==> flow/design.v <==
module comparator 
#(
  parameter DATA_WIDTH  = 16,
  parameter BINARY_TREE = 1,
  parameter NUM_INPUTS  = 16
)
(
  input  logic [NUM_INPUTS-1:0][DATA_WIDTH-1 : 0] cmp_ip,
  output logic [$clog2(NUM_INPUTS)-1 :0]  out
);
  generate if (BINARY_TREE == 0) begin
    always_comb begin
      out      = '0;
      for (int i =0; i < NUM_INPUTS; ++i) begin
        if (cmp_ip[i] > cmp_ip[out]) begin
          out      = i;
        end
      end
    end
  end else begin
    logic [$clog2(NUM_INPUTS)-1 : 0] out_stg[$clog2(NUM_INPUTS) + 1][NUM_INPUTS];
    logic [DATA_WIDTH-1 : 0]         cmp_stg[$clog2(NUM_INPUTS) + 1][NUM_INPUTS];
    always_comb begin
      for (int i = 0; i < NUM_INPUTS; i++) begin
        cmp_stg[0][i]  = cmp_ip[i];
        out_stg[0][i]  = i;
      end
      for (int i = 0;i < $clog2(NUM_INPUTS); i++) begin
        for (int j = 0;j < NUM_INPUTS; ++j) begin
          out_stg[i+1][j]    = 'X;
          cmp_stg[i+1][j]    = 'X;
        end
      end
      for (int i = 0;i < $clog2(NUM_INPUTS); i++) begin
        for (int j = 0;j < (NUM_INPUTS/2**i); j= j+2) begin
          if (cmp_stg[i][j] > cmp_stg[i][j+1]) begin
            out_stg[i+1][j/2]    = out_stg[i][j];
            cmp_stg[i+1][j/2]    = cmp_stg[i][j];
          end else begin
            out_stg[i+1][j/2]    = out_stg[i][j+1];
            cmp_stg[i+1][j/2]    = cmp_stg[i][j+1];
          end
        end
      end
      out   = out_stg[$clog2(NUM_INPUTS)][0];
    end
  end
  endgenerate
endmodule
module argmax16 (
  input  logic         clk,
  input  logic         rstn,        
  input  logic         in_valid,
  input  logic [255:0] in_data,     
  output logic         out_valid,
  output logic [3:0]   out_idx
);
  logic [255:0] data_q;
  logic         valid_q;
  logic [3:0]   idx_c;
  always_ff @(posedge clk or negedge rstn) begin
    if (!rstn) begin
      valid_q   <= 1'b0;
      out_valid <= 1'b0;
    end else begin
      valid_q   <= in_valid;
      out_valid <= valid_q;
    end
  end
  always_ff @(posedge clk) begin
    data_q  <= in_data;
    out_idx <= idx_c;
  end
  comparator #(
    .DATA_WIDTH  (16),
    .BINARY_TREE (1),
    .NUM_INPUTS  (16)
  ) u_cmp (
    .cmp_ip (data_q),
    .out    (idx_c)
  );
endmodule
### From RTL to reports: argmax16

Tool output for the design above, in the order of the flow.
Lines are those of the file above, counted from 1.
Operators carry their Yosys type and port widths (W data, S select, Z words).
Cell names lack the library's common part.
Not given: --

| set-up | value |
|---|---|
| top module | argmax16 |
| clock | clk |
| library | sky130hd |
| corner | tt_025C_1v80 |

### After elaboration

Counts by Yosys on the flattened word-level netlist (proc, flatten, opt, wreduce). Print and check cells are left out. Cells with the same type and inputs are merged into one.

| word-level totals | value |
|---|---|
| flip-flop bits (word level) | 262 |
| input bits | 259 |

| operators by class | value |
|---|---|
| magnitude comparators | 15 |
| mux-type cells | 29 |

Operator list:

| cell | number |
|---|---|
| $gt A16 B16 Y1 | 15 |
| $mux W16 | 14 |
| $mux W2 | 4 |
| $mux W1 | 8 |
| $mux W3 | 2 |
| $mux W4 | 1 |

### Logic depth

Yosys ltp: most cells in a row. Word level: on the elaborated netlist, between registers, memories and ports. Mapped: between sequential cells and ports; inverters and the memories' decode and read muxes count.

| depth | value |
|---|---|
| depth after elaboration | 8 |
| ABC_AREA | 0 |
| depth in mapped cells | 39 |
| gate-level depth less buffers | 35 |

### After synthesis

The flow's flattened synthesis, as Yosys stat reports it; memories are mapped. The netlist is that of the ABC_AREA named above (0 if unset); the other value can give another one.

Cell types:

| cell | number | area in all (sq um) |
|---|---|---|
| dfxtp_1 | 260 | 5.2E+03 |
| ha_1 | 240 | 3002.88 |
| a21oi_1 | 154 | 770.739 |
| inv_1 | 140 | 525.504 |
| mux2_2 | 40 | 450.432 |
| mux2i_1 | 42 | 420.403 |
| nand4_1 | 54 | 337.824 |
| nand2_1 | 82 | 307.795 |
| o21ai_0 | 54 | 270.259 |
| o211ai_1 | 27 | 202.694 |
| a21oi_2 | 20 | 175.168 |
| nand3_1 | 35 | 175.168 |
| nor2_1 | 46 | 172.666 |
| a221oi_1 | 17 | 148.893 |
| mux2_4 | 9 | 135.13 |
| a21o_1 | 16 | 120.115 |
| nor2b_1 | 17 | 106.352 |
| nand2b_1 | 16 | 100.096 |

Not listed: further types 37, cells in them 165.

| synthesis totals | value |
|---|---|
| standard cells after synthesis | 1434 |
| mapped area | 13824.5 sq um |
| sequential area | 5255.0 sq um |
| flip-flops | 262 |

By module: a second synthesis without flattening, with its own total; a netlist apart from the flattened one above.

| unflattened totals | value |
|---|---|
| cell total of the unflattened synthesis | 1436 |
| area (unflattened synthesis) | 13845.8 sq um |

Rows give one instance, submodules left out.

By module:

| module | times used | cells | area (sq um) |
|---|---|---|---|
| comparator | 1 | 1174 | 8590.7 |
| argmax16 | 1 | 262 | 5255.0 |

### Path before layout

Source: OpenSTA report_checks on the synthesized netlist (no wires, ideal clock, input and output delay 20% of the period each), path of least setup slack; recovery checks are left aside. Register names are those of the netlist, which keeps one name where synthesis merged equal registers.

| path post-synthesis | value |
|---|---|
| path type | reg2reg |
| from | register data_q[81] |
| to | register out_idx[0] |
| clock period | 8.5 ns |
| library setup time | 0.086 ns |
| arrival time | 7.109 ns |
| required time | 8.414 ns |
| slack | 1.306 ns |
| delay of the path | 7.195 ns |
| driving pins on the path | 40 |
| path buffers | 5 |
| synthesis period reached | 7.194 ns |

"delay of the path" = arrival - input delay + setup time.
"driving pins on the path": output pins that drive a net of the path, with the launching flip-flop's if there is one; two outputs of one cell count as two.
"synthesis period reached" = period - worst setup slack (recovery checks aside). The figure is calculated, with input and output delays left at 20% of the set period.
Between the ends stands the longest chain of elaborated cells between them, by number of cells; it is not shown to be the way that was timed. Of several equally long chains one is given.
A line is the first line of the expression or statement that the cell stems from. Yosys adds cells for indexed reads and writes and turns some case tables into memories.

| between the ends, post-synthesis | value |
|---|---|
| cells stage by stage | dfxtp_1 inv_1 ha_1 nor2b_1 o211ai_1 a2111oi_0 nor3_1 a21oi_2 buf_2 mux2_2 ha_1 nor2b_1 o211ai_1 a21oi_1 o31ai_1 a22o_1 clkbuf_1 clkbuf_1 [... 4 more ...] a21o_1 a21oi_1 a211oi_1 o31ai_2 nor2b_1 buf_2 clkbuf_1 a22oi_1 o211ai_1 ha_1 a21o_1 a211oi_1 o21ai_0 o2111ai_1 o211ai_1 o31ai_1 nor3_1 a211oi_1 |
| length of the longest elaborated chain | 8 |
| elaborated cells between the ends (all ways) | 11 |
| RTL lines with such cells | 1 |

RTL lines, path post-synthesis:

| what | line | text |
|---|---|---|
| start, declared | 58 | `logic [255:0] data_q;` |
| start, assigned | 71 | `data_q  <= in_data;` |
| $gt A16 B16 Y1 | 36 | `if (cmp_stg[i][j] > cmp_stg[i][j+1]) begin` |
| $mux W16 | 36 |  |
| $gt A16 B16 Y1 | 36 |  |
| $mux W16 | 36 |  |
| $gt A16 B16 Y1 | 36 |  |
| $mux W16 | 36 |  |
| $gt A16 B16 Y1 | 36 |  |
| $mux W4 | 36 |  |
| end, assigned | 72 | `out_idx <= idx_c;` |
| end, declared | 56 | `output logic [3:0]   out_idx` |

Some nets on the timed path still bear RTL names; the line given drives or declares the net.

Named nets, post-synthesis:

| net | line |
|---|---|
| idx_c[3] | 36 |

### Path in the finished layout

Path of least setup slack in the final report of stored run 1 (OpenROAD, finished layout, wires in). Where an end is a register, its clock arrival counts in the times.

| path after layout | value |
|---|---|
| path type | reg2reg |
| from | register data_q[24] |
| to | register out_idx[1] |
| clock period | 7.15 ns |
| library setup time | 0.05 ns |
| arrival time | 7.68 ns |
| required time | 7.65 ns |
| slack | -0.03 ns |
| driving pins on the path | 39 |
| path buffers | 8 |

Between the ends stands the longest chain of elaborated cells between them, by number of cells; it is not shown to be the way that was timed. Of several equally long chains one is given.

| between the ends, after layout | value |
|---|---|
| cells stage by stage | dfxtp_2 inv_2 ha_4 nand4_1 inv_1 a221oi_2 or2_4 a21oi_4 buf_6 clkbuf_16 mux2_4 ha_4 nand4_1 nor3_2 buf_4 o31ai_4 a22o_4 buf_6 [... 3 more ...] ha_1 nand4_1 or4_4 o31ai_4 buf_6 and2b_4 buf_12 nand2b_4 o211ai_1 ha_1 nand4_1 a31oi_1 a211oi_2 o211ai_1 o31ai_4 buf_4 nor3_1 a21o_1 |
| length of the longest elaborated chain | 8 |
| elaborated cells between the ends (all ways) | 10 |
| RTL lines with such cells | 1 |

RTL lines, path after layout:

| what | line | text |
|---|---|---|
| start, declared | 58 | `logic [255:0] data_q;` |
| start, assigned | 71 | `data_q  <= in_data;` |
| $gt A16 B16 Y1 | 36 | `if (cmp_stg[i][j] > cmp_stg[i][j+1]) begin` |
| $mux W16 | 36 |  |
| $gt A16 B16 Y1 | 36 |  |
| $mux W16 | 36 |  |
| $gt A16 B16 Y1 | 36 |  |
| $mux W16 | 36 |  |
| $gt A16 B16 Y1 | 36 |  |
| $mux W4 | 36 |  |
| end, assigned | 72 | `out_idx <= idx_c;` |
| end, declared | 56 | `output logic [3:0]   out_idx` |

Some nets on the timed path still bear RTL names; the line given drives or declares the net.

Named nets, after layout:

| net | line |
|---|---|
| idx_c[3] | 36 |

Ticket comment

Measured results for argmax16: 3 stored runs of the Yosys and OpenROAD flow on sky130hd. The settings differ; the order carries no meaning. The constraints put input and output delay at 20% of the set period each and load the outputs with 0.01 pF.
"clock period achieved" means the clock period less the worst setup slack. The figure is calculated, with input and output delays left at 20% of the set period.
"worst setup path time" = time allowed to the worst setup path (clock period - input delay - output delay, where it has them) - its slack; a late launch clock adds to it, a late capture clock takes from it.
Among the settings, . means not set for that run.

| run name | CORE_ASPECT_RATIO | CORE_MARGIN | CTS_CLUSTER_SIZE | MAX_ROUTING_LAYER | period_ns | CAP_MARGIN | CORE_UTILIZATION | SLEW_MARGIN | utilization (%) | summed negative setup slack (ns) | worst setup path time (ns) | worst path kind | standard-cell area after routing (sq um) | mapped cell area after synthesis (sq um) | full die area (sq um) | worst setup slack after layout (ns) | clock period achieved (ns) |
|---|---|---|---|---|---|---|---|---|---|---|---|---|---|---|---|---|---|
| stored run 1 | 1.89 | 10 | 91 | met4 | 7.15 | 20 | 40 | 20 | 61.7 | -0.041 | 7.18 | reg2reg | 21026.4 | 13824.5 | 42776.9 | -0.032 | 7.182 |
| stored run 2 | . | 2 | . | . | 7.97 | 20 | 31 | 20 | 42.1 | 0.000 | 7.53 | reg2reg | 18596.6 | 13824.5 | 46300.3 | 0.437 | 7.533 |
| stored run 3 | . | 2 | . | . | 11.1 | 20 | 40 | 20 | 52.1 | 0.000 | 8.91 | reg2reg | 17864.6 | 13824.5 | 36063.9 | 2.187 | 8.913 |
